==> flow/design.v <==
`timescale 10 ns / 1 ns
module alu(
	input  [32 - 1:0]  A,
	input  [32 - 1:0]  B,
	input  [              2:0]  ALUop,
	output                      Overflow,
	output                      CarryOut,
	output                      Zero,
	output [32 - 1:0]  Result
);
	wire CarryIn = (ALUop[2]==1'b1||ALUop[1:0]==2'b11);								 
	wire [32 :0] A_Extended = {A[32 - 1],A};	 
	wire [32 :0] B_Extended = {B[32 - 1],B};
	wire [32 :0] B_Convert = (ALUop[2]==1'b1||ALUop[1:0]==2'b11)? ~B_Extended : B_Extended; 
	wire [32 + 1:0] C = A_Extended+B_Convert+CarryIn;	 
	wire [32 - 1:0] Less;
	assign Result=({32{ALUop==3'b000}}&(A&B))
				|({32{ALUop==3'b001}}&(A|B))
				|({32{ALUop==3'b100}}&(A^B))
				|({32{ALUop==3'b101}}&~(A|B))
				|({32{ALUop[1:0]==2'b10}}&(C[32 - 1:0]))
				|({32{ALUop[1:0]==2'b11}}&(Less));
	assign Zero=(Result==32'b0);
	assign CarryOut=(ALUop[2]||ALUop[1:0])^C[32+1];
	assign Overflow=C[32]^C[32-1];				 
	assign Less={{(32-1){1'b0}},(ALUop[2]&&C[32])||((~ALUop[2])&&CarryOut)};
endmodule
`timescale 10 ns / 1 ns
module shifter (
	input  [32 - 1:0] A,
	input  [              4:0] B,
	input  [              1:0] Shiftop,
	output [32 - 1:0] Result
);
	localparam Left_logical     = 2'b00;
	localparam Right_logical    = 2'b10;
	localparam Right_arthimetic = 2'b11;
	wire   [2*32-1:0] extended_data = {{32{A[32-1]}},A};
	assign Result = {32{Shiftop==Left_logical}} & (A<<B) |
	                {32{Shiftop==Right_logical}} & (A>>B) |
					{32{Shiftop==Right_arthimetic}} & extended_data[{1'b0,B}+:32];
endmodule
`timescale 10 ns / 1 ns
module reg_file(
	input                       clk,
	input  [5 - 1:0]  waddr,
	input  [5 - 1:0]  raddr1,
	input  [5 - 1:0]  raddr2,
	input                       wen,
	input  [32 - 1:0]  wdata,
	output [32 - 1:0]  rdata1,
	output [32 - 1:0]  rdata2
);
	reg [32-1:0] rf [31:0];
	always @(posedge clk)
	begin
		if(wen==1'b1 && waddr!=5'b0) 
		rf [waddr]<= wdata; 
	end
	assign rdata1=(raddr1==0)?0:rf[raddr1];
	assign rdata2=(raddr2==0)?0:rf[raddr2]; 
endmodule
`timescale 10ns / 1ns
module custom_cpu(
	input         clk,
	input         rst,
	output [31:0] PC,
	output        Inst_Req_Valid,
	input         Inst_Req_Ready,
	input  [31:0] Instruction,
	input         Inst_Valid,
	output        Inst_Ready,
	output [31:0] Address,
	output        MemWrite,
	output [31:0] Write_data,
	output [ 3:0] Write_strb,
	output        MemRead,
	input         Mem_Req_Ready,
	input  [31:0] Read_data,
	input         Read_data_Valid,
	output        Read_data_Ready,
	output [31:0] cpu_perf_cnt_0,
	output [31:0] cpu_perf_cnt_1,
	output [31:0] cpu_perf_cnt_2
);
	wire [31:0] opnumber_1, opnumber_2;
	wire [ 2:0] ALUop;
	wire overflow,carryout,zero;
	wire [31:0] result_1;
	wire [31:0] shift_data;
	wire [ 4:0] shift_amount;
	wire [ 1:0] shiftop;
	wire [31:0] result_2;
	wire [ 4:0] RF_raddr1;
	wire [ 4:0] RF_raddr2;
	wire [31:0] RF_rdata1, RF_rdata2;
	wire	    RF_wen;
	wire [ 4:0] RF_waddr;
	wire [31:0]	RF_wdata;
	alu alu_u0(opnumber_1,opnumber_2,ALUop,overflow,carryout,zero,result_1); 
	shifter shifter_u0(shift_data,shift_amount,shiftop,result_2); 
	reg_file reg_file_u0(clk,RF_waddr,RF_raddr1,RF_raddr2,RF_wen,RF_wdata,RF_rdata1,RF_rdata2); 
	reg  [31:0] IR;  
	reg  [31:0] MDR;  
	reg  [31:0] PC_reg;  
	reg  [31:0] PC_next_reg;  
	reg  [31:0] ALUout;  
	wire [ 6:0] opcode      = IR[ 6: 0];
	wire [ 4:0] rd          = IR[11: 7];
	wire [ 2:0] funct3      = IR[14:12];
	wire [ 4:0] rs1         = IR[19:15];
	wire [ 4:0] rs2         = IR[24:20];
	wire [ 6:0] funct7      = IR[31:25];
	wire [11:0] I_immediate = IR[31:20];
	wire [11:0] S_immediate = {IR[31:25],IR[11:7]};
	wire [12:0] B_immediate = {IR[31],IR[7],IR[30:25],IR[11:8],1'b0};
	wire [31:0] U_immediate = {IR[31:12],12'b0};
	wire [20:0] J_immediate = {IR[31],IR[19:12],IR[20],IR[30:21],1'b0};
	wire R_type            = opcode[5] && opcode[4] && ~opcode[2];
	wire I_type            = ~opcode[5] && opcode[4] && ~opcode[2];
	wire R_calculate       = R_type && ~R_shift && ~multiply;
	wire R_shift           = R_type && (funct3[1:0]==2'b01);
	wire multiply          = R_type && (funct7[0]);
	wire I_calculate       = I_type && ~I_shift;
	wire I_shift           = I_type && (funct3[1:0]==2'b01);
	wire calculate         = R_calculate || I_calculate;
	wire shift             = R_shift || I_shift;
	wire jump              = opcode[6] && opcode[2];
	wire branch            = opcode[6] && ~opcode[2];
	wire load              = ~opcode[5] && ~opcode[4];
	wire store             = ~opcode[6] && opcode[5] && ~opcode[4];
	wire load_imm          = ~opcode[6] && opcode[2];
	wire jal               = jump && opcode[3];
	wire jalr              = jump && ~opcode[3];
	wire [2:0] ALUsrc_state = {(current_state[3:1]==3'b000), current_state[3],current_state[2]||current_state[1]};  
	wire [1:0] ALUsrcA      = {jalr,load_imm};
	wire [2:0] ALUsrcB1     = {branch,jal,jalr};
	wire [3:0] ALUsrcB2     = {load_imm,branch || R_calculate || multiply,load || I_calculate,store};
	localparam INIT      = 9'b000000001,  
			   IF        = 9'b000000010,  
			   IW        = 9'b000000100,  
			   ID        = 9'b000001000,  
			   EX        = 9'b000010000,  
			   STORE     = 9'b000100000,  
			   LOAD      = 9'b001000000,  
			   RDW       = 9'b010000000,  
			   WB        = 9'b100000000;  
	reg [8:0] current_state;
	reg [8:0] next_state;
	always @(posedge clk)begin
		if(rst==1'b1)
			current_state <= INIT;
		else
			current_state <= next_state;
	end
	always @(*)begin
		if(rst==1'b1)
			next_state = INIT;
		else begin
			case(current_state)
			INIT: 
				next_state = IF;  
			IF:   begin
				if(Inst_Req_Ready==1'b1)  
					next_state = IW;
				else
					next_state = IF;
			end
			IW:   begin
				if(Inst_Valid==1'b1)  
					next_state = ID;
				else
					next_state = IW;
			end
			ID:   
				next_state = EX;  
			EX:   begin
				if(branch)
					next_state = IF;
				else if(calculate||shift||jump||load_imm||multiply)
					next_state = WB;
				else if(store)
					next_state = STORE;
				else if(load)
					next_state = LOAD;
				else
					next_state = EX;
			end
			STORE:begin
				if(Mem_Req_Ready==1'b1)  
					next_state = IF;
				else
					next_state = STORE;
			end
			LOAD: begin
				if(Mem_Req_Ready==1'b1)  
					next_state = RDW;
				else
					next_state = LOAD;
			end
			RDW:  begin
				if(Read_data_Valid==1'b1)  
					next_state = WB;
				else
					next_state = RDW;
			end
			WB:
				next_state = IF;
			default:
				next_state = INIT;
			endcase
		end
	end
	always @(posedge clk)begin
		if(current_state==INIT)  
			PC_next_reg <= 32'b0;
		else if(current_state==IF || current_state==IW)  
			PC_next_reg <= ALUout;
	end
	wire [2:0] branch_type = {funct3[2:1]==2'b00,funct3[2:1]==2'b10,funct3[2:1]==2'b11};
	wire branch_condition = branch_type[2] && (funct3[0]^zero) ||
							branch_type[1] && (funct3[0]^result_1[0]) ||
							branch_type[0] && (funct3[0]^carryout);  
	always @(posedge clk)begin
		if(current_state==INIT)
			PC_reg <= 32'b0;
		else if(current_state==ID && ~jump && ~branch && ~load_imm)
			PC_reg <= PC_next_reg;
		else if(current_state==EX)begin
			if(branch && branch_condition)
				PC_reg <= ALUout;
			else if(branch && ~branch_condition)
				PC_reg <= PC_next_reg;
			else if(jump)
				PC_reg <= ALUout;
			else if(load_imm)
				PC_reg <= PC_next_reg;
		end
	end
	always @(posedge clk)begin
		if(current_state[2] && Inst_Valid)
			IR <= Instruction;
	end
	always @(posedge clk)begin
		if(current_state[7] && Read_data_Valid)
			MDR <= Read_data;
	end
	always @(posedge clk)begin
		ALUout <= result_1;
	end
	assign PC = PC_reg;
	assign RF_raddr1       = rs1;
	assign RF_raddr2       = rs2;
	wire   write_condition = calculate||shift||load||load_imm||jump||multiply;
	assign RF_wen          = (current_state == WB)&&(write_condition);
	assign RF_waddr        = rd;
	wire [31:0] calculate_wdata = {32{calculate}} & ALUout;
	wire [31:0] shift_wdata     = {32{shift}} & result_2;
	wire [63:0] full_multiply_result = RF_rdata1*RF_rdata2;
	wire [31:0] multiply_wdata  = {32{multiply}} & full_multiply_result[31:0];
	wire [31:0] jump_wdata      = {32{jump}} & PC_next_reg;
	wire [31:0] load_imm_wdata  = {32{load_imm}} & (opcode[5]? U_immediate:ALUout);
	wire [31:0] load_wdata; 
	wire [ 7:0] target_byte     = MDR[{ALUout[1:0],3'b0}+:8];
	wire [15:0] target_halfword = MDR[{ALUout[1:0],3'b0}+:16];
	wire [31:0] zeroextended_target_byte = {{24{1'b0}},target_byte};
	wire [31:0] zeroextended_target_halfword = {{16{1'b0}},target_halfword};
	wire [31:0] signextended_target_byte = {{24{target_byte[7]}},target_byte};
	wire [31:0] signextended_target_halfword = {{16{target_halfword[15]}},target_halfword};
	assign load_wdata           = {32{load}} &
								  {{32{(funct3==3'b000)}} & signextended_target_byte |
	                               {32{(funct3==3'b001)}} & signextended_target_halfword |
								   {32{(funct3==3'b010)}} & MDR |
								   {32{(funct3==3'b100)}} & zeroextended_target_byte |
								   {32{(funct3==3'b101)}} & zeroextended_target_halfword};
	assign RF_wdata             = load_wdata | calculate_wdata | shift_wdata | multiply_wdata |jump_wdata | load_imm_wdata;
	assign opnumber_1               = {32{ALUsrc_state[0]}} & PC_reg |
									  {32{ALUsrc_state[1]}} & (ALUsrcA[1]? RF_rdata1:PC_reg) |
									  {32{ALUsrc_state[2]}} & (ALUsrcA[0]? PC_reg:RF_rdata1);
	wire [31:0] signextended_Iimm   = {{20{I_immediate[11]}},I_immediate};
	wire [31:0] signextended_Jimm   = {{11{J_immediate[20]}},J_immediate};
	wire [31:0] signextended_Bimm   = {{19{B_immediate[12]}},B_immediate};
	wire [31:0] signextended_Simm   = {{20{S_immediate[11]}},S_immediate};
	assign opnumber_2               = {32{ALUsrc_state[0]}} & 32'b100 |
									  {32{ALUsrc_state[1]}} & {
										{32{ALUsrcB1[0]}} & signextended_Iimm |
										{32{ALUsrcB1[1]}} & signextended_Jimm |
										{32{ALUsrcB1[2]}} & signextended_Bimm } |
									  {32{ALUsrc_state[2]}} & {
										{32{ALUsrcB2[0]}} & signextended_Simm |
										{32{ALUsrcB2[1]}} & signextended_Iimm |
										{32{ALUsrcB2[2]}} & RF_rdata2 |
										{32{ALUsrcB2[3]}} & U_immediate};
	wire ADD_type              = (funct3==3'b000);
	wire AND_type              = funct3[2];
	wire SLT_type              = (funct3[2:1]==2'b01);
	wire [2:0] AND_op          = {~funct3[1],1'b0,funct3[1:0]==2'b10};
	wire [2:0] SLT_op          = {~funct3[0],2'b11};
	wire [2:0] ALUop_Rcal      = {3{R_calculate}} &
							     {{3{ADD_type}} & {funct7[5],2'b10} |
	                              {3{AND_type}} & AND_op |
							      {3{SLT_type}} & SLT_op};
	wire [2:0] ALUop_Ical      = {3{I_calculate}} &
								 {{3{ADD_type}} & {3'b010} |
								  {3{AND_type}} & AND_op |
								  {3{SLT_type}} & SLT_op};
	wire [2:0] ALUop_branch    = {3{branch}} &
								 {{3{~funct3[2]}} & 3'b110 |
								  {3{funct3[2:1]==2'b10}} & 3'b111 |
								  {3{funct3[1]}} & 3'b011};
	assign ALUop               = {3{ALUsrc_state[0] || ALUsrc_state[1]}} & {3'b010} |
								 {3{ALUsrc_state[2]}} & {
									{3{jump||load||store||load_imm}} & {3'b010} |
									ALUop_branch | ALUop_Rcal | ALUop_Ical
								 };
	assign shift_data   = shift? RF_rdata1 : RF_rdata2;
	assign shift_amount = {5{R_shift}} & RF_rdata2[4:0] |
						  {5{I_shift}} & I_immediate[4:0] |
						  {5{store}} & {ALUout[1:0],3'b000};
	assign shiftop      = {2{shift}} & {funct3[2],funct7[5]} |
						  {2{store}} & {2'b00};
	assign Inst_Req_Valid = current_state[1];
	assign Inst_Ready     = current_state[0] | current_state[2];
	assign Read_data_Ready= current_state[0] | current_state[7];
	assign MemRead        = current_state[6];
	assign MemWrite       = current_state[5];
	assign Address        = {32{current_state[1]}} & PC_reg |
						    {32{current_state[5] || current_state[6]}} & {ALUout[31:2],{2'b0}};
	assign Write_data     = result_2;
	wire [3:0] sb_strb    = {4{funct3[1:0]==2'b00}} & {ALUout[1:0]==2'b11,ALUout[1:0]==2'b10,ALUout[1:0]==2'b01,ALUout[1:0]==2'b00};
	wire [3:0] sh_strb    = {4{funct3[0]}} & {{2{ALUout[1]}},{2{~ALUout[1]}}};
	wire [3:0] sw_strb    = {4{funct3[1]}} & {4'b1111};
	assign Write_strb     = {4{store}} & (sb_strb | sh_strb | sw_strb);
	reg [31:0] cycle_cnt;
	always @(posedge clk)begin
		if(rst==1'b1)
			cycle_cnt <= 32'b0;
		else
			cycle_cnt <= cycle_cnt+32'b1;
	end
	assign cpu_perf_cnt_0 = cycle_cnt;
	reg [31:0] mem_cycle_cnt;
	always @(posedge clk)begin
		if(rst==1'b1)
			mem_cycle_cnt <= 32'b0;
		else if((current_state[6] || current_state[5]) && Mem_Req_Ready)  
			mem_cycle_cnt <= mem_cycle_cnt+32'b1;
	end
	assign cpu_perf_cnt_1 = mem_cycle_cnt;
	reg [31:0] inst_cycle_cnt;
	always @(posedge clk)begin
		if(rst==1'b1)
			inst_cycle_cnt <= 32'b0;
		else if(current_state[1] && Inst_Req_Ready)  
			inst_cycle_cnt <= inst_cycle_cnt+32'b1;
	end
	assign cpu_perf_cnt_2 = inst_cycle_cnt;
endmodule
Subject: tool reports on custom_cpu

Hi,

Tool chain data of custom_cpu
Module custom_cpu before and after one edit of its RTL, step after step.
"before" refers to lines of the RTL above, "after" to lines of the edited file.
"delta": "after" minus "before" as printed here. "rel_change_pct": 100 x difference / "before".
Cell names lack the library's common part.
{"block": "setup", "top": "custom_cpu", "clock": "clk", "lib": "sky130hd", "lib_corner": "tt_025C_1v80"}

Diff
The edit as a unified diff against the file above.
The edited RTL no longer does the same as the RTL above: the edit was made by script, with no optimisation intended.
begin of diff
@@ -274,5 +274,5 @@
 								   {32{(funct3==3'b100)}} & zeroextended_target_byte |
 								   {32{(funct3==3'b101)}} & zeroextended_target_halfword};
-	assign RF_wdata             = load_wdata | calculate_wdata | shift_wdata | multiply_wdata |jump_wdata | load_imm_wdata;
+	assign RF_wdata             = (load_wdata | calculate_wdata | shift_wdata) & multiply_wdata |jump_wdata | load_imm_wdata;
 	assign opnumber_1               = {32{ALUsrc_state[0]}} & PC_reg |
 									  {32{ALUsrc_state[1]}} & (ALUsrcA[1]? RF_rdata1:PC_reg) |
end of diff

Word level
Yosys after proc, flatten, opt, wreduce and memory -nomap, before mapping. Print and check cells are not counted.
Memory sizes are those after Yosys's memory passes, which may raise the word count (mostly to a power of two), join words into wider ones and drop unused or constant bits.
{"block": "word_totals", "item": "memories", "before": 1, "after": 1, "delta": 0, "rel_change_pct": 0.00}
{"block": "word_totals", "item": "input_bits", "before": 70, "after": 70, "delta": 0, "rel_change_pct": 0.00}
{"block": "word_totals", "item": "wordCells", "before": 267, "after": 267, "delta": 0, "rel_change_pct": 0.00}
{"block": "word_totals", "item": "out_inout_bits", "before": 201, "after": 201, "delta": 0, "rel_change_pct": 0.00}
{"block": "word_totals", "item": "clocked_rd_ports_x_width", "before": 64, "after": 64, "delta": 0, "rel_change_pct": 0.00}
{"block": "word_totals", "item": "regBits", "before": 265, "after": 265, "delta": 0, "rel_change_pct": 0.00}
{"block": "word_totals", "item": "ram_bits", "before": 1024, "after": 1024, "delta": 0, "rel_change_pct": 0.00}
{"block": "mem_list", "item": "memory_list", "before": "reg_file_u0.rf 32x32 r2 w1", "after": "reg_file_u0.rf 32x32 r2 w1"}
{"block": "classes", "item": "n_logic", "before": 116, "after": 116, "delta": 0, "rel_change_pct": 0.00}
{"block": "classes", "item": "n_addsub", "before": 5, "after": 5, "delta": 0, "rel_change_pct": 0.00}
{"block": "classes", "item": "reduce_logical", "before": 74, "after": 74, "delta": 0, "rel_change_pct": 0.00}
{"block": "classes", "item": "mul", "before": 1, "after": 1, "delta": 0, "rel_change_pct": 0.00}
{"block": "classes", "item": "muxes", "before": 28, "after": 28, "delta": 0, "rel_change_pct": 0.00}
{"block": "classes", "item": "n_shift", "before": 5, "after": 5, "delta": 0, "rel_change_pct": 0.00}
{"block": "classes", "item": "eq_ne", "before": 28, "after": 28, "delta": 0, "rel_change_pct": 0.00}
{"block": "op_table", "cell": "32-bit AND", "before": 32, "after": 33, "delta": 1, "rel_change_pct": 3.12}
{"block": "op_table", "cell": "32-bit bitwise OR", "before": 26, "after": 25, "delta": -1, "rel_change_pct": -3.85}
Operator kinds equal on both sides are left out: 64.

Longest topological paths
Depth = most cells in a row (Yosys ltp): at word level without a register or memory, in the mapped netlist without a sequential cell, where the memories' decode and read muxes count.
{"block": "logic_depth", "item": "word_depth", "before": 33, "after": 33, "delta": 0, "rel_change_pct": 0.00}
{"block": "logic_depth", "item": "ABC_AREA", "before": "0", "after": "0"}
{"block": "logic_depth", "item": "depth_mapped", "before": 39, "after": 39, "delta": 0, "rel_change_pct": 0.00}
{"block": "logic_depth", "item": "mapped_depth_nobuf", "before": 33, "after": 33, "delta": 0, "rel_change_pct": 0.00}

Mapped cells and area
The flow's flattened synthesis, as Yosys stat reports it; memories are mapped. The netlist is that of the ABC_AREA named above (0 if unset); the other value can give another one.
{"block": "by_type", "cell": "nor2_1", "before": 635, "after": 581, "delta": -54, "rel_change_pct": -8.50}
{"block": "by_type", "cell": "nor3_1", "before": 69, "after": 116, "delta": 47, "rel_change_pct": 68.12}
{"block": "by_type", "cell": "a211oi_1", "before": 70, "after": 30, "delta": -40, "rel_change_pct": -57.14}
{"block": "by_type", "cell": "nand2_1", "before": 527, "after": 492, "delta": -35, "rel_change_pct": -6.64}
{"block": "by_type", "cell": "o22ai_1", "before": 14, "after": 45, "delta": 31, "rel_change_pct": 221.43}
{"block": "by_type", "cell": "o21ai_0", "before": 174, "after": 153, "delta": -21, "rel_change_pct": -12.07}
{"block": "by_type", "cell": "a31oi_1", "before": 32, "after": 14, "delta": -18, "rel_change_pct": -56.25}
{"block": "by_type", "cell": "o32ai_1", "before": 7, "after": 25, "delta": 18, "rel_change_pct": 257.14}
{"block": "by_type", "cell": "a22oi_1", "before": 29, "after": 12, "delta": -17, "rel_change_pct": -58.62}
{"block": "by_type", "cell": "nor3b_1", "before": 5, "after": 20, "delta": 15, "rel_change_pct": 300.00}
{"block": "by_type", "cell": "o221ai_1", "before": 21, "after": 7, "delta": -14, "rel_change_pct": -66.67}
{"block": "by_type", "cell": "mux2i_1", "before": 207, "after": 220, "delta": 13, "rel_change_pct": 6.28}
{"block": "by_type", "cell": "and2_1", "before": 51, "after": 64, "delta": 13, "rel_change_pct": 25.49}
{"block": "by_type", "cell": "and3_1", "before": 40, "after": 28, "delta": -12, "rel_change_pct": -30.00}
{"block": "by_type", "cell": "inv_1", "before": 569, "after": 559, "delta": -10, "rel_change_pct": -1.76}
{"block": "by_type", "cell": "clkbuf_1", "before": 331, "after": 323, "delta": -8, "rel_change_pct": -2.42}
{"block": "by_type", "cell": "a21boi_0", "before": 7, "after": 15, "delta": 8, "rel_change_pct": 114.29}
{"block": "by_type", "cell": "buf_1", "before": 55, "after": 62, "delta": 7, "rel_change_pct": 12.73}
Cell types equal on both sides are left out: 13.
The list need not be complete.
{"block": "synth_totals", "item": "flip_flops", "before": 1297, "after": 1297, "delta": 0, "rel_change_pct": 0.00}
{"block": "synth_totals", "item": "mapped_cells", "before": 6787, "after": 6662, "delta": -125, "rel_change_pct": -1.84}
{"block": "synth_totals", "item": "area_um2", "before": 85180.4, "after": 84547.3, "delta": -633.1, "rel_change_pct": -0.74}
{"block": "synth_totals", "item": "buf_cells", "before": 477, "after": 473, "delta": -4, "rel_change_pct": -0.84}
By module: a second synthesis without flattening, with its own total; a netlist apart from the flattened one above.
{"block": "unflattened", "item": "hier_cells", "before": 6756, "after": 6703, "delta": -53, "rel_change_pct": -0.78}
{"block": "unflattened", "item": "hier_area_um2", "before": 84760.0, "after": 84395.9, "delta": -364.1, "rel_change_pct": -0.43}
Each row is one instance without its submodules.
{"block": "modules_before", "module": "reg_file", "cells": 2400, "area_um2": 47013.8, "instances": 1}
{"block": "modules_before", "module": "custom_cpu", "cells": 3224, "area_um2": 29057.9, "instances": 1}
{"block": "modules_before", "module": "alu", "cells": 653, "area_um2": 4673.2, "instances": 1}
{"block": "modules_before", "module": "shifter", "cells": 479, "area_um2": 4015.1, "instances": 1}
{"block": "modules_after", "module": "reg_file", "cells": 2400, "area_um2": 47013.8, "instances": 1}
{"block": "modules_after", "module": "custom_cpu", "cells": 3171, "area_um2": 28693.8, "instances": 1}
{"block": "modules_after", "module": "alu", "cells": 653, "area_um2": 4673.2, "instances": 1}
{"block": "modules_after", "module": "shifter", "cells": 479, "area_um2": 4015.1, "instances": 1}

Path before layout
OpenSTA on the mapped netlist: ideal clock, no wires. The path of least setup slack (recovery checks aside). Input and output delay are each 20% of the period. Register names are those of the netlist, which keeps one name where synthesis merged equal registers.
{"block": "synth_path", "item": "path_kind", "before": "register to register", "after": "register to register"}
{"block": "synth_path", "item": "start", "before": "register (name not given)", "after": "register (name not given)"}
{"block": "synth_path", "item": "end", "before": "memory reg_file_u0.rf[0][29]", "after": "memory reg_file_u0.rf[0][27]"}
{"block": "synth_path", "item": "t_required_ns", "before": 10.546, "after": 10.526, "delta": -0.020, "rel_change_pct": -0.19}
{"block": "synth_path", "item": "n_path_buf", "before": 6, "after": 7, "delta": 1, "rel_change_pct": 16.67}
{"block": "synth_path", "item": "slack_ns", "before": 0.080, "after": -0.443, "delta": -0.523}
{"block": "synth_path", "item": "path_delay_ns", "before": 10.920, "after": 11.443, "delta": 0.523, "rel_change_pct": 4.79}
{"block": "synth_path", "item": "tclk_ns", "before": 11.0, "after": 11.0, "delta": 0.0, "rel_change_pct": 0.00}
{"block": "synth_path", "item": "arrival_ns", "before": 10.466, "after": 10.969, "delta": 0.503, "rel_change_pct": 4.81}
{"block": "synth_path", "item": "stages", "before": 38, "after": 36, "delta": -2, "rel_change_pct": -5.26}
{"block": "synth_path", "item": "setup_time_ns", "before": 0.454, "after": 0.474, "delta": 0.020}
{"block": "synth_path", "item": "synth_period_reached_ns", "before": 10.92, "after": 11.443, "delta": 0.523, "rel_change_pct": 4.79}
"path_delay_ns" is the arrival time less input delay plus setup time.
"stages": output pins that drive a net of the path, with the launching flip-flop's if there is one; two outputs of one cell count as two.
"synth_period_reached_ns" is the clock period less the worst setup slack; recovery checks do not enter. This is arithmetic on one report: input and output delays are still those of the set period (20% each).
{"block": "synth_between_before", "path_cell_list": "dfxtp_1 > buf_2 > buf_2 > buf_2 > mux4_2 > mux4_2 > mux2i_1 > or2_2 > clkbuf_1 > clkbuf_1 > clkbuf_1 > nor2_1 > fa_1 > inv_1 > fa_1 > inv_1 > fa_1 > inv_1 > [... 2 more ...] > ha_1 > ha_1 > fa_1 > inv_1 > fa_1 > inv_1 > ha_1 > and3_1 > a221oi_1 > o21bai_1 > a41o_1 > o311ai_0 > nand4_1 > a41oi_1 > o21ai_0 > a31oi_1 > xnor2_1 > o21ai_0"}
{"block": "synth_rtl_before", "item": "to (decl)", "line_no": 54, "source": "reg [32-1:0] rf [31:0];"}
before: No chain of elaborated cells between the ends is given.
{"block": "synth_between_after", "path_cell_list": "dfxtp_1 > buf_2 > buf_4 > buf_2 > buf_2 > buf_2 > buf_2 > mux4_2 > mux4_2 > nand2_1 > nand2_1 > nand2_1 > clkbuf_1 > nor2_1 > fa_1 > inv_1 > fa_1 > fa_1 > fa_1 > inv_1 > fa_1 > ha_1 > fa_1 > inv_1 > fa_1 > inv_1 > ha_1 > or3_1 > o221a_2 > o21ai_0 > a21boi_0 > a21o_1 > a2111o_1 > nand2_1 > xor2_1 > o32ai_1"}
{"block": "synth_rtl_after", "item": "to (decl)", "line_no": 54, "source": "reg [32-1:0] rf [31:0];"}
after: No chain of elaborated cells between the ends is given.

Worst path after layout
Path of least setup slack in the final report of the runs of set A (OpenROAD, finished layout, wires in). Where an end is a register, its clock arrival counts in the times.
{"block": "layout_path", "item": "path_kind", "before": "register to register", "after": "register to register"}
{"block": "layout_path", "item": "start", "before": "register (name not given)", "after": "register (name not given)"}
{"block": "layout_path", "item": "end", "before": "memory reg_file_u0.rf[15][30]", "after": "memory reg_file_u0.rf[17][31]"}
{"block": "layout_path", "item": "n_path_buf", "before": 6, "after": 6, "delta": 0, "rel_change_pct": 0.00}
{"block": "layout_path", "item": "t_required_ns", "before": 11.61, "after": 11.58, "delta": -0.03, "rel_change_pct": -0.26}
{"block": "layout_path", "item": "setup_time_ns", "before": 0.16, "after": 0.27, "delta": 0.11}
{"block": "layout_path", "item": "stages", "before": 33, "after": 33, "delta": 0, "rel_change_pct": 0.00}
{"block": "layout_path", "item": "slack_ns", "before": 0.47, "after": 0.54, "delta": 0.07}
{"block": "layout_path", "item": "tclk_ns", "before": 11.0, "after": 11.0, "delta": 0.0, "rel_change_pct": 0.00}
{"block": "layout_path", "item": "arrival_ns", "before": 11.14, "after": 11.04, "delta": -0.10, "rel_change_pct": -0.90}
{"block": "layout_between_before", "path_cell_list": "dfxtp_4 > buf_12 > buf_12 > buf_4 > mux4_2 > mux4_2 > mux2i_1 > or2_2 > nor2_1 > fa_1 > inv_1 > fa_1 > inv_1 > fa_1 > inv_1 > fa_1 > inv_1 > fa_1 > fa_1 > fa_1 > fa_1 > ha_1 > or3_1 > buf_4 > nor3_1 > a21oi_1 > a41oi_1 > a21oi_1 > buf_4 > a21oi_1 > mux2i_1 > or3_1 > buf_12"}
{"block": "layout_rtl_before", "item": "to (decl)", "line_no": 54, "source": "reg [32-1:0] rf [31:0];"}
before: No chain of elaborated cells between the ends is given.
Some nets on the timed path still bear RTL names; the line given drives or declares the net.
{"block": "layout_nets_before", "signal": "RF_wdata[30]", "line_no": 276, "source": "assign RF_wdata = load_wdata | calculate_wdata | shift_wdata | multiply_wdata |jump_wdata | load_imm_wdata;"}
{"block": "layout_between_after", "path_cell_list": "dfxtp_4 > buf_12 > buf_4 > mux4_2 > mux4_2 > mux2i_1 > nor2_1 > buf_4 > nor2b_1 > fa_1 > fa_1 > fa_1 > fa_1 > fa_1 > inv_1 > fa_1 > fa_1 > fa_1 > xnor2_1 > xnor2_1 > xnor2_1 > xnor2_1 > xnor2_1 > xnor2_1 > xnor2_1 > xnor2_1 > xnor2_1 > buf_4 > xnor2_1 > xnor2_1 > buf_4 > a32o_1 > buf_12"}
{"block": "layout_rtl_after", "item": "to (decl)", "line_no": 54, "source": "reg [32-1:0] rf [31:0];"}
after: No chain of elaborated cells between the ends is given.
{"block": "layout_nets_after", "signal": "RF_wdata[31]", "line_no": 276, "source": "assign RF_wdata = (load_wdata | calculate_wdata | shift_wdata) & multiply_wdata |jump_wdata | load_imm_wdata;"}

Measured runs
Runs of the flow (Yosys, OpenROAD) on both versions; the two runs of a pair have the same settings. The constraints put input and output delay at 20% of the set period each and load the outputs with 0.01 pF.
{"block": "settings_set_A", "CORE_UTILIZATION": 40, "period_ns": 11.0, "CAP_MARGIN": 20, "CORE_MARGIN": 2, "SLEW_MARGIN": 20}
{"block": "measured_set_A", "item": "finalUtil_pct", "before": 46.3, "after": 46.7, "delta": 0.4}
{"block": "measured_set_A", "item": "yosys_chip_area_um2", "before": 85180.4, "after": 84547.3, "delta": -633.1, "rel_change_pct": -0.74}
{"block": "measured_set_A", "item": "setup_ws_ns", "before": 0.471, "after": 0.543, "delta": 0.072}
{"block": "measured_set_A", "item": "achievedPeriod_ns", "before": 10.529, "after": 10.457, "delta": -0.072, "rel_change_pct": -0.68}
{"block": "measured_set_A", "item": "die_um2", "before": 216658.0, "after": 215064.0, "delta": -1594.0, "rel_change_pct": -0.74}
{"block": "measured_set_A", "item": "final_power_w", "before": 0.030226, "after": 0.02328, "delta": -0.006946, "rel_change_pct": -22.98}
{"block": "settings_set_B", "ABC_AREA": 0, "CELL_PAD_IN_SITES_GLOBAL_PLACEMENT": 0, "CORE_MARGIN": 10, "CORE_UTILIZATION": 44, "GPL_ROUTABILITY_DRIVEN": 1, "PLACE_DENSITY": 0.61, "SETUP_SLACK_MARGIN": 2.2, "TNS_END_PERCENT": 60, "period_ns": 9.21, "CAP_MARGIN": 20, "SLEW_MARGIN": 20}
{"block": "measured_set_B", "item": "finalUtil_pct", "before": 52.7, "after": 53.1, "delta": 0.4}
{"block": "measured_set_B", "item": "yosys_chip_area_um2", "before": 85180.4, "after": 84547.3, "delta": -633.1, "rel_change_pct": -0.74}
{"block": "measured_set_B", "item": "setup_ws_ns", "before": -0.503, "after": -0.273, "delta": 0.230}
{"block": "measured_set_B", "item": "achievedPeriod_ns", "before": 9.713, "after": 9.483, "delta": -0.230, "rel_change_pct": -2.37}
{"block": "measured_set_B", "item": "die_um2", "before": 211591.0, "after": 210085.0, "delta": -1506.0, "rel_change_pct": -0.71}
{"block": "measured_set_B", "item": "final_power_w", "before": 0.044605, "after": 0.030563, "delta": -0.014042, "rel_change_pct": -31.48}
"achievedPeriod_ns" is the run's clock period less its worst setup slack. It is reckoned from that one timing run; input and output delays stay at 20% of the period that was set.
"final_power_w" rests on the timing tool's default activity at the inputs, not on a simulated workload.

Regards
